==> flow/design.v <==
module Cfu (
    input               cmd_valid,
    output              cmd_ready,
    input      [9:0]    cmd_payload_function_id,
    input      [31:0]   cmd_payload_inputs_0,
    input      [31:0]   cmd_payload_inputs_1,
    output reg          rsp_valid,
    input               rsp_ready,
    output reg [31:0]   rsp_payload_outputs_0,
    input               reset,
    input               clk
);
    reg signed [31:0] InputOffset, FilterOffset;
    reg signed [31:0] accumulator;  
    reg signed [31:0] acc0, acc1, acc2, acc3;
    reg [31:0] global_input;
    wire [31:0] simd_input = (cmd_payload_function_id[9:3] == 7'd0) ? cmd_payload_inputs_0 : global_input;
    wire [31:0] simd_filter = (cmd_payload_function_id[9:3] == 7'd0) ? cmd_payload_inputs_1 : cmd_payload_inputs_0;
    wire signed [31:0] prod_0, prod_1, prod_2, prod_3;
    assign prod_0 = ($signed(simd_input[7 : 0]) + InputOffset) * ($signed(simd_filter[7 : 0]) + FilterOffset);
    assign prod_1 = ($signed(simd_input[15: 8]) + InputOffset) * ($signed(simd_filter[15: 8]) + FilterOffset);
    assign prod_2 = ($signed(simd_input[23:16]) + InputOffset) * ($signed(simd_filter[23:16]) + FilterOffset);
    assign prod_3 = ($signed(simd_input[31:24]) + InputOffset) * ($signed(simd_filter[31:24]) + FilterOffset);
    wire signed [31:0] sum_prods;
    assign sum_prods = prod_0 + prod_1 + prod_2 + prod_3;
    assign cmd_ready = ~rsp_valid;
    always @(posedge clk) begin
        if (reset) begin
            rsp_payload_outputs_0 <= 32'b0;
            rsp_valid <= 1'b0;
            InputOffset <= 32'd0;
            FilterOffset <= 32'd0;
            accumulator <= 32'd0;
            acc0 <= 32'd0;
            acc1 <= 32'd0;
            acc2 <= 32'd0;
            acc3 <= 32'd0;
            global_input <= 32'd0;
        end else if (rsp_valid) begin
            if (rsp_ready) rsp_valid <= 1'b0;
        end else if (cmd_valid) begin
            rsp_valid <= 1'b1;
            case (cmd_payload_function_id[9:3])
                7'd0: begin
                    accumulator <= accumulator + sum_prods;
                    rsp_payload_outputs_0 <= accumulator;
                end
                7'd1: begin
                    accumulator <= 32'd0;
                    rsp_payload_outputs_0 <= 32'd0;
                end
                7'd2: begin
                    InputOffset <= $signed(cmd_payload_inputs_0);
                    rsp_payload_outputs_0 <= $signed(cmd_payload_inputs_0);
                end
                7'd3: begin
                    FilterOffset <= $signed(cmd_payload_inputs_0);
                    rsp_payload_outputs_0 <= $signed(cmd_payload_inputs_0);
                end
                7'd4: begin
                    rsp_payload_outputs_0 <= accumulator;
                end
                7'd5: begin
                    global_input <= cmd_payload_inputs_0;
                end
                7'd6: begin
                    acc0 <= acc0 + sum_prods;
                end
                7'd7: begin
                    acc1 <= acc1 + sum_prods;
                end
                7'd8: begin
                    acc2 <= acc2 + sum_prods;
                end
                7'd9: begin
                    acc3 <= acc3 + sum_prods;
                end
                7'd10: begin
                    acc0 <= 32'd0;
                    acc1 <= 32'd0;
                    acc2 <= 32'd0;
                    acc3 <= 32'd0;
                end
                7'd11: rsp_payload_outputs_0 <= acc0;
                7'd12: rsp_payload_outputs_0 <= acc1;
                7'd13: rsp_payload_outputs_0 <= acc2;
                7'd14: rsp_payload_outputs_0 <= acc3;
                default: rsp_payload_outputs_0 <= 32'b0;
            endcase
        end
    end
endmodule
Memo
Re: synthesis data of Cfu

## From RTL to reports: Cfu

Tool output for the design above before and after an edit, in the order of the flow.
Lines under "before" count in the file above, lines under "after" in the edited file.
"change": "after" minus "before" as printed here. "rel. change": 100 x difference / "before".
Operators: Yosys type, input widths -> output width; for muxes data width and select width s.
Library cell names are shortened.
Not given: --

| inputs | value |
|---|---|
| design top | Cfu |
| clock port | clk |
| standard-cell library | sky130hd |
| library corner | tt_025C_1v80 |

## The edit

Unified diff, file above to edited file.
The edit is scripted: it alters the design's behaviour and was not made to optimise anything.

```diff
@@ -21,5 +21,5 @@
     assign prod_1 = ($signed(simd_input[15: 8]) + InputOffset) * ($signed(simd_filter[15: 8]) + FilterOffset);
     assign prod_2 = ($signed(simd_input[23:16]) + InputOffset) * ($signed(simd_filter[23:16]) + FilterOffset);
-    assign prod_3 = ($signed(simd_input[31:24]) + InputOffset) * ($signed(simd_filter[31:24]) + FilterOffset);
+    assign prod_3 = ($signed(simd_input[31:24]) + InputOffset) ^ ($signed(simd_filter[31:24]) + FilterOffset);
     wire signed [31:0] sum_prods;
     assign sum_prods = prod_0 + prod_1 + prod_2 + prod_3;
```

## Word-level counts

Yosys after proc, flatten, opt, wreduce and memory -nomap, before mapping. Memory bits, and registers merged into a memory's read port (data or address), are not among the register bits. Print and check cells are not counted. Equal cells are merged and count once.

Word-level totals:

| element | before | after | change | rel. change (%) |
|---|---|---|---|---|
| flip-flop bits (word level) | 289 | 289 | 0 | 0.00 |
| latch bits | 0 | 0 | 0 | -- |
| memory bits (writable) | 0 | 0 | 0 | -- |
| bits in read-only memories | 0 | 0 | 0 | -- |
| word width x clocked read ports | 0 | 0 | 0 | -- |
| memory cells | 0 | 0 | 0 | -- |
| input bits | 78 | 78 | 0 | 0.00 |
| output and inout port bits | 34 | 34 | 0 | 0.00 |
| elaborated cells | 75 | 75 | 0 | 0.00 |

Operators by class:

| element | before | after | change | rel. change (%) |
|---|---|---|---|---|
| $add $sub $neg | 16 | 16 | 0 | 0.00 |
| multiply operators | 4 | 3 | -1 | -25.00 |
| divide/modulo/power cells | 0 | 0 | 0 | -- |
| magnitude comparators | 0 | 0 | 0 | -- |
| equality and inequality tests | 14 | 14 | 0 | 0.00 |
| shift-type cells | 0 | 0 | 0 | -- |
| muxes and demuxes | 11 | 11 | 0 | 0.00 |
| bitwise gates (word level) | 2 | 3 | +1 | +50.00 |
| reductions and logical operators | 18 | 18 | 0 | 0.00 |

Operators by type and width:

| cell | before | after | change | rel. change (%) |
|---|---|---|---|---|
| $mul 32x32->32 | 4 | 3 | -1 | -25.00 |
| $xor 32x32->32 | 0 | 1 | +1 | -- |
| $reduce_and 3->1 | 9 | 9 | 0 | 0.00 |
| $add 32x32->32 | 8 | 8 | 0 | 0.00 |
| $add 8x32->32 | 8 | 8 | 0 | 0.00 |
| $eq 7x4->1 const B | 7 | 7 | 0 | 0.00 |
| $pmux 32 s2 | 5 | 5 | 0 | 0.00 |
| $reduce_bool 2->1 | 5 | 5 | 0 | 0.00 |
| $eq 7x3->1 const B | 4 | 4 | 0 | 0.00 |
| $mux 1 | 3 | 3 | 0 | 0.00 |
| $eq 7x2->1 const B | 2 | 2 | 0 | 0.00 |
| $mux 32 | 2 | 2 | 0 | 0.00 |
| $not 1->1 | 2 | 2 | 0 | 0.00 |
| $reduce_or 2->1 | 2 | 2 | 0 | 0.00 |
| $eq 7x1->1 const B | 1 | 1 | 0 | 0.00 |
| $logic_not 7->1 | 1 | 1 | 0 | 0.00 |
| $pmux 32 s7 | 1 | 1 | 0 | 0.00 |
| $reduce_or 6->1 | 1 | 1 | 0 | 0.00 |

## Logic depth

Longest topological path by Yosys (ltp), each cell counted once; first at word level (registers and memories cut), then after technology mapping (sequential cells cut; the memories' decode and read muxes count).

Depth:

| element | before | after | change | rel. change (%) |
|---|---|---|---|---|
| depth in word-level cells | 9 | 9 | 0 | 0.00 |
| ABC_AREA | 0 | 0 | -- | -- |
| gate-level depth with buffers | 63 | 66 | +3 | +4.76 |

## Netlist

Source: synth_stat.txt of the flow (Yosys; design flattened, memories mapped). It holds for the ABC_AREA given above (unset counts as 0); a run with the other value may have another netlist.

Cell types:

| type | before | after | change | rel. change (%) |
|---|---|---|---|---|
| inv_1 | 2,258 | 1,701 | -557 | -24.67 |
| fa_1 | 1,809 | 1,377 | -432 | -23.88 |
| nand2_1 | 1,507 | 1,182 | -325 | -21.57 |
| and2_1 | 337 | 160 | -177 | -52.52 |
| ha_1 | 984 | 853 | -131 | -13.31 |
| a22oi_1 | 101 | 225 | +124 | +122.77 |
| clkbuf_1 | 392 | 308 | -84 | -21.43 |
| a222oi_1 | 64 | 0 | -64 | -100.00 |
| a21oi_1 | 458 | 399 | -59 | -12.88 |
| nor2b_1 | 92 | 63 | -29 | -31.52 |
| nand2b_1 | 91 | 64 | -27 | -29.67 |
| o21bai_1 | 31 | 56 | +25 | +80.65 |
| a211oi_1 | 45 | 21 | -24 | -53.33 |
| xnor2_1 | 425 | 448 | +23 | +5.41 |
| a21o_1 | 113 | 136 | +23 | +20.35 |
| nor3_1 | 102 | 81 | -21 | -20.59 |
| a31oi_1 | 60 | 41 | -19 | -31.67 |
| or3_1 | 41 | 26 | -15 | -36.59 |

Not every row of either side is listed.

Mapped netlist:

| element | before | after | change | rel. change (%) |
|---|---|---|---|---|
| cell count | 11,251 | 9,419 | -1,832 | -16.28 |
| mapped area (um^2) | 95,400.2 | 79,316.1 | -16,084.1 | -16.86 |
| sequential area (um^2) | 5,785.5 | 5,785.5 | 0.0 | 0.00 |
| flip-flops | 289 | 289 | 0 | 0.00 |
| buffers | 396 | 312 | -84 | -21.21 |

## Timing after synthesis

Source: OpenSTA report_checks on the synthesized netlist (no wires, ideal clock, input and output delay 20% of the period each), path of least setup slack; recovery checks are left aside. Register names are those of the netlist, which keeps one name where synthesis merged equal registers.

Path after synthesis:

| element | before | after | change | rel. change (%) |
|---|---|---|---|---|
| path kind | in2reg | in2reg | -- | -- |
| start point | in cmd_payload_function_id[4] | in cmd_payload_function_id[4] | -- | -- |
| end point | reg acc0[31] | reg acc1[31] | -- | -- |
| period (ns) | 20.0 | 20.0 | 0.0 | 0.00 |
| input delay (ns) | 4.000 | 4.000 | 0.000 | 0.00 |
| library setup time (ns) | 0.127 | 0.128 | +0.001 | -- |
| arrival (ns) | 18.193 | 18.066 | -0.127 | -0.70 |
| required time (ns) | 19.873 | 19.872 | -0.001 | -0.01 |
| setup slack (ns) | 1.679 | 1.806 | +0.127 | -- |
| path delay (ns) | 14.320 | 14.194 | -0.126 | -0.88 |
| driving pins on the path | 51 | 58 | +7 | +13.73 |
| buffers on the path | 3 | 4 | +1 | +33.33 |
| synthesis period reached (ns) | 18.321 | 18.194 | -0.127 | -0.69 |

"path delay" is the arrival time less input delay plus setup time.
"driving pins on the path" counts driving pins, that of a launching flip-flop among them; a cell with two outputs on the path counts twice.
"synthesis period reached" is the clock period less the worst setup slack; recovery checks do not enter. This is arithmetic on one report: input and output delays are still those of the set period (20% each).
The rows between start and end are the longest chain of elaborated cells between them; the timing report does not say that the signal goes this way. Where chains are equally long, one stands for them.
Each line given opens the expression or statement behind the cell; cells for indexed reads and writes are added by Yosys, which also makes memories of some case tables.
At most two assigning lines are given for a register; there are more.

| on the way, after synthesis, before | value |
|---|---|
| cells stage by stage | clkbuf_1 > nor2_1 > nand3_1 > clkbuf_1 > clkbuf_1 > mux2_2 > ha_1 > inv_1 > fa_1 > nor2b_1 > o31a_1 > o211a_1 > nor4_4 > o21ai_2 > o41ai_2 > o211a_1 > a21oi_1 > a21o_1 > (+15 left out) > xor2_1 > xnor2_1 > xnor2_1 > xnor2_1 > xnor2_1 > xnor3_1 > xnor2_1 > xnor3_1 > xor2_1 > xnor3_1 > xnor3_1 > xnor3_1 > xnor3_2 > mux2_1 > and2_1 > mux2_2 > a211oi_1 > o32ai_1 |
| cells in the longest elaborated chain | 9 |
| elaborated cells between the ends (all ways) | 24 |

Ends and longest elaborated chain, after synthesis, before:

| element | RTL line | text |
|---|---|---|
| start: declaration | 4 | `input      [9:0]    cmd_payload_function_id,` |
| $logic_not 7->1 | 17 | `wire [31:0] simd_input = (cmd_payload_function_id[9:3] == 7'd0) ? cmd_payload_inputs_0 : global_input;` |
| $mux 32 | 17 |  |
| $add 8x32->32 | 20 | `assign prod_0 = ($signed(simd_input[7 : 0]) + InputOffset) * ($signed(simd_filter[7 : 0]) + FilterOffset);` |
| $mul 32x32->32 | 20 |  |
| $add 32x32->32 x3 | 25 | `assign sum_prods = prod_0 + prod_1 + prod_2 + prod_3;` |
| $add 32x32->32 | 67 | `acc0 <= acc0 + sum_prods;` |
| $pmux 32 s2 | 43 | `case (cmd_payload_function_id[9:3])` |
| end: assignment | 34 | `acc0 <= 32'd0;` |
| end: assignment | 67 |  |
| end: declaration | 15 | `reg signed [31:0] acc0, acc1, acc2, acc3;` |

| on the way, after synthesis, after | value |
|---|---|
| cells stage by stage | clkbuf_1 > nor2_1 > nand3_1 > clkbuf_1 > buf_1 > clkbuf_1 > mux2_2 > ha_1 > fa_1 > a211oi_2 > o211ai_1 > a221oi_4 > nand3_2 > and3_4 > o21a_4 > o21a_1 > o21ai_0 > a21oi_1 > (+22 left out) > xnor2_1 > xnor2_1 > xnor2_1 > xnor2_1 > xor2_1 > xor2_1 > xnor2_1 > xnor2_1 > xnor3_1 > xnor3_1 > xor2_1 > xnor3_1 > xnor3_2 > xnor2_4 > xor2_1 > a21o_1 > a21oi_1 > nor2_1 |
| cells in the longest elaborated chain | 9 |
| elaborated cells between the ends (all ways) | 24 |

Ends and longest elaborated chain, after synthesis, after:

| element | RTL line | text |
|---|---|---|
| start: declaration | 4 | `input      [9:0]    cmd_payload_function_id,` |
| $logic_not 7->1 | 17 | `wire [31:0] simd_input = (cmd_payload_function_id[9:3] == 7'd0) ? cmd_payload_inputs_0 : global_input;` |
| $mux 32 | 17 |  |
| $add 8x32->32 | 20 | `assign prod_0 = ($signed(simd_input[7 : 0]) + InputOffset) * ($signed(simd_filter[7 : 0]) + FilterOffset);` |
| $mul 32x32->32 | 20 |  |
| $add 32x32->32 x3 | 25 | `assign sum_prods = prod_0 + prod_1 + prod_2 + prod_3;` |
| $add 32x32->32 | 70 | `acc1 <= acc1 + sum_prods;` |
| $pmux 32 s2 | 43 | `case (cmd_payload_function_id[9:3])` |
| end: assignment | 35 | `acc1 <= 32'd0;` |
| end: assignment | 70 |  |
| end: declaration | 15 | `reg signed [31:0] acc0, acc1, acc2, acc3;` |

## Timing after layout

From the final timing report of each run of pair A: the path of least setup slack in the routed layout; clock arrival at registers is part of the times.

Path after layout:

| element | before | after | change | rel. change (%) |
|---|---|---|---|---|
| path kind | in2reg | in2reg | -- | -- |
| start point | in cmd_payload_function_id[5] | in cmd_payload_function_id[3] | -- | -- |
| end point | reg acc3[31] | reg acc0[29] | -- | -- |
| period (ns) | 20.0 | 20.0 | 0.0 | 0.00 |
| input delay (ns) | 4.00 | 4.00 | 0.00 | 0.00 |
| library setup time (ns) | 0.16 | 0.14 | -0.02 | -- |
| arrival (ns) | 19.84 | 20.24 | +0.40 | +2.02 |
| required time (ns) | 20.39 | 20.46 | +0.07 | +0.34 |
| setup slack (ns) | 0.55 | 0.22 | -0.33 | -- |
| driving pins on the path | 55 | 54 | -1 | -1.82 |
| buffers on the path | 7 | 2 | -5 | -71.43 |

The rows between start and end are the longest chain of elaborated cells between them; the timing report does not say that the signal goes this way. Where chains are equally long, one stands for them.
At most two assigning lines are given for a register; there are more.

| on the way, after layout, before | value |
|---|---|
| cells stage by stage | clkdlybuf4s50_1 > nor2_2 > nand3_4 > buf_4 > buf_4 > mux2_2 > ha_1 > a21oi_1 > o2111ai_1 > a22oi_1 > o31ai_2 > o21a_1 > o21ai_0 > a21oi_1 > o21a_1 > o21ai_0 > a221oi_1 > buf_4 > (+19 left out) > xnor2_1 > xnor2_1 > xnor3_1 > xnor2_1 > xnor3_1 > xor2_1 > buf_4 > xnor3_1 > xnor3_1 > xnor3_1 > xnor3_2 > buf_4 > xnor2_4 > xnor2_4 > xor2_1 > nor2_1 > o21ai_0 > a21oi_1 |
| cells in the longest elaborated chain | 9 |
| elaborated cells between the ends (all ways) | 24 |

Ends and longest elaborated chain, after layout, before:

| element | RTL line | text |
|---|---|---|
| start: declaration | 4 | `input      [9:0]    cmd_payload_function_id,` |
| $logic_not 7->1 | 17 | `wire [31:0] simd_input = (cmd_payload_function_id[9:3] == 7'd0) ? cmd_payload_inputs_0 : global_input;` |
| $mux 32 | 17 |  |
| $add 8x32->32 | 20 | `assign prod_0 = ($signed(simd_input[7 : 0]) + InputOffset) * ($signed(simd_filter[7 : 0]) + FilterOffset);` |
| $mul 32x32->32 | 20 |  |
| $add 32x32->32 x3 | 25 | `assign sum_prods = prod_0 + prod_1 + prod_2 + prod_3;` |
| $add 32x32->32 | 76 | `acc3 <= acc3 + sum_prods;` |
| $pmux 32 s2 | 43 | `case (cmd_payload_function_id[9:3])` |
| end: assignment | 37 | `acc3 <= 32'd0;` |
| end: assignment | 76 |  |
| end: declaration | 15 | `reg signed [31:0] acc0, acc1, acc2, acc3;` |

| on the way, after layout, after | value |
|---|---|
| cells stage by stage | clkdlybuf4s50_1 > nor2_1 > nand3_4 > mux2_2 > ha_1 > fa_1 > a211oi_1 > o21ai_0 > a211o_1 > a21oi_1 > nor2_1 > a211o_1 > a21oi_1 > xnor2_1 > nand2b_1 > fa_1 > fa_1 > inv_1 > (+18 left out) > xor2_1 > buf_4 > ha_1 > inv_1 > nor2_1 > nand2_1 > o21ai_0 > a2111oi_0 > o21ai_0 > a21o_1 > a21o_1 > a21oi_1 > o21bai_1 > a21o_1 > a21oi_1 > xnor2_1 > a22oi_1 > nor2_1 |
| cells in the longest elaborated chain | 9 |
| elaborated cells between the ends (all ways) | 24 |

Ends and longest elaborated chain, after layout, after:

| element | RTL line | text |
|---|---|---|
| start: declaration | 4 | `input      [9:0]    cmd_payload_function_id,` |
| $logic_not 7->1 | 17 | `wire [31:0] simd_input = (cmd_payload_function_id[9:3] == 7'd0) ? cmd_payload_inputs_0 : global_input;` |
| $mux 32 | 17 |  |
| $add 8x32->32 | 20 | `assign prod_0 = ($signed(simd_input[7 : 0]) + InputOffset) * ($signed(simd_filter[7 : 0]) + FilterOffset);` |
| $mul 32x32->32 | 20 |  |
| $add 32x32->32 x3 | 25 | `assign sum_prods = prod_0 + prod_1 + prod_2 + prod_3;` |
| $add 32x32->32 | 67 | `acc0 <= acc0 + sum_prods;` |
| $pmux 32 s2 | 43 | `case (cmd_payload_function_id[9:3])` |
| end: assignment | 34 | `acc0 <= 32'd0;` |
| end: assignment | 67 |  |
| end: declaration | 15 | `reg signed [31:0] acc0, acc1, acc2, acc3;` |

## Layout results

Runs of the flow (Yosys, OpenROAD) on both versions; the two runs of a pair have the same settings. The constraints put input and output delay at 20% of the set period each and load the outputs with 0.01 pF.

| flow settings, pair A | value |
|---|---|
| CORE_UTILIZATION | 40 |
| period_ns | 20.0 |
| CAP_MARGIN | 20 |
| CORE_MARGIN | 2 |
| SLEW_MARGIN | 20 |

Results, pair A:

| element | before | after | change | rel. change (%) |
|---|---|---|---|---|
| Yosys chip area after synthesis (um^2) | 95,400.2 | 79,316.1 | -16,084.1 | -16.86 |
| die area (um^2) | 242,423.0 | 201,866.0 | -40,557.0 | -16.73 |
| standard-cell area after routing (um^2) | 106,151.0 | 86,244.0 | -19,907.0 | -18.75 |
| utilization in the final report (%) | 44.7 | 43.7 | -1.0 | -- |
| worst setup slack after layout (ns) | 0.552 | 0.219 | -0.333 | -- |
| total negative setup slack (ns) | 0.000 | 0.000 | 0.000 | -- |
| worst hold slack in the final report (ns) | 0.454 | 0.456 | +0.002 | -- |
| overall power (mW) | 2.515 | 2.643 | +0.128 | +5.09 |
| period achieved (ns) | 19.448 | 19.781 | +0.333 | +1.71 |

| flow settings, pair B | value |
|---|---|
| CAP_MARGIN | 0 |
| CELL_PAD_IN_SITES_DETAIL_PLACEMENT | 0 |
| CELL_PAD_IN_SITES_GLOBAL_PLACEMENT | 3 |
| CORE_UTILIZATION | 42 |
| CTS_CLUSTER_DIAMETER | 129 |
| GPL_ROUTABILITY_DRIVEN | 0 |
| MIN_ROUTING_LAYER | met1 |
| PLACE_DENSITY_LB_ADDON | 0.21 |
| SETUP_SLACK_MARGIN | 4.92 |
| TNS_END_PERCENT | 50 |
| period_ns | 21.9 |
| CORE_MARGIN | 2 |
| SLEW_MARGIN | 20 |

Results, pair B:

| element | before | after | change | rel. change (%) |
|---|---|---|---|---|
| Yosys chip area after synthesis (um^2) | 95,400.2 | 79,316.1 | -16,084.1 | -16.86 |
| die area (um^2) | 230,972.0 | 192,339.0 | -38,633.0 | -16.73 |
| standard-cell area after routing (um^2) | 108,209.0 | 92,237.2 | -15,971.8 | -14.76 |
| utilization in the final report (%) | 48.0 | 49.1 | +1.1 | -- |
| worst setup slack after layout (ns) | 3.969 | 3.793 | -0.176 | -- |
| total negative setup slack (ns) | 0.000 | 0.000 | 0.000 | -- |
| worst hold slack in the final report (ns) | 0.452 | 0.451 | -0.001 | -- |
| overall power (mW) | 2.330 | 2.907 | +0.577 | +24.76 |
| period achieved (ns) | 17.931 | 18.107 | +0.176 | +0.98 |

"period achieved": clock period set for the run, less the worst setup slack. It is reckoned from that one timing run; input and output delays stay at 20% of the period that was set.
"overall power" is the tool's figure for a default switching activity; nothing was simulated.
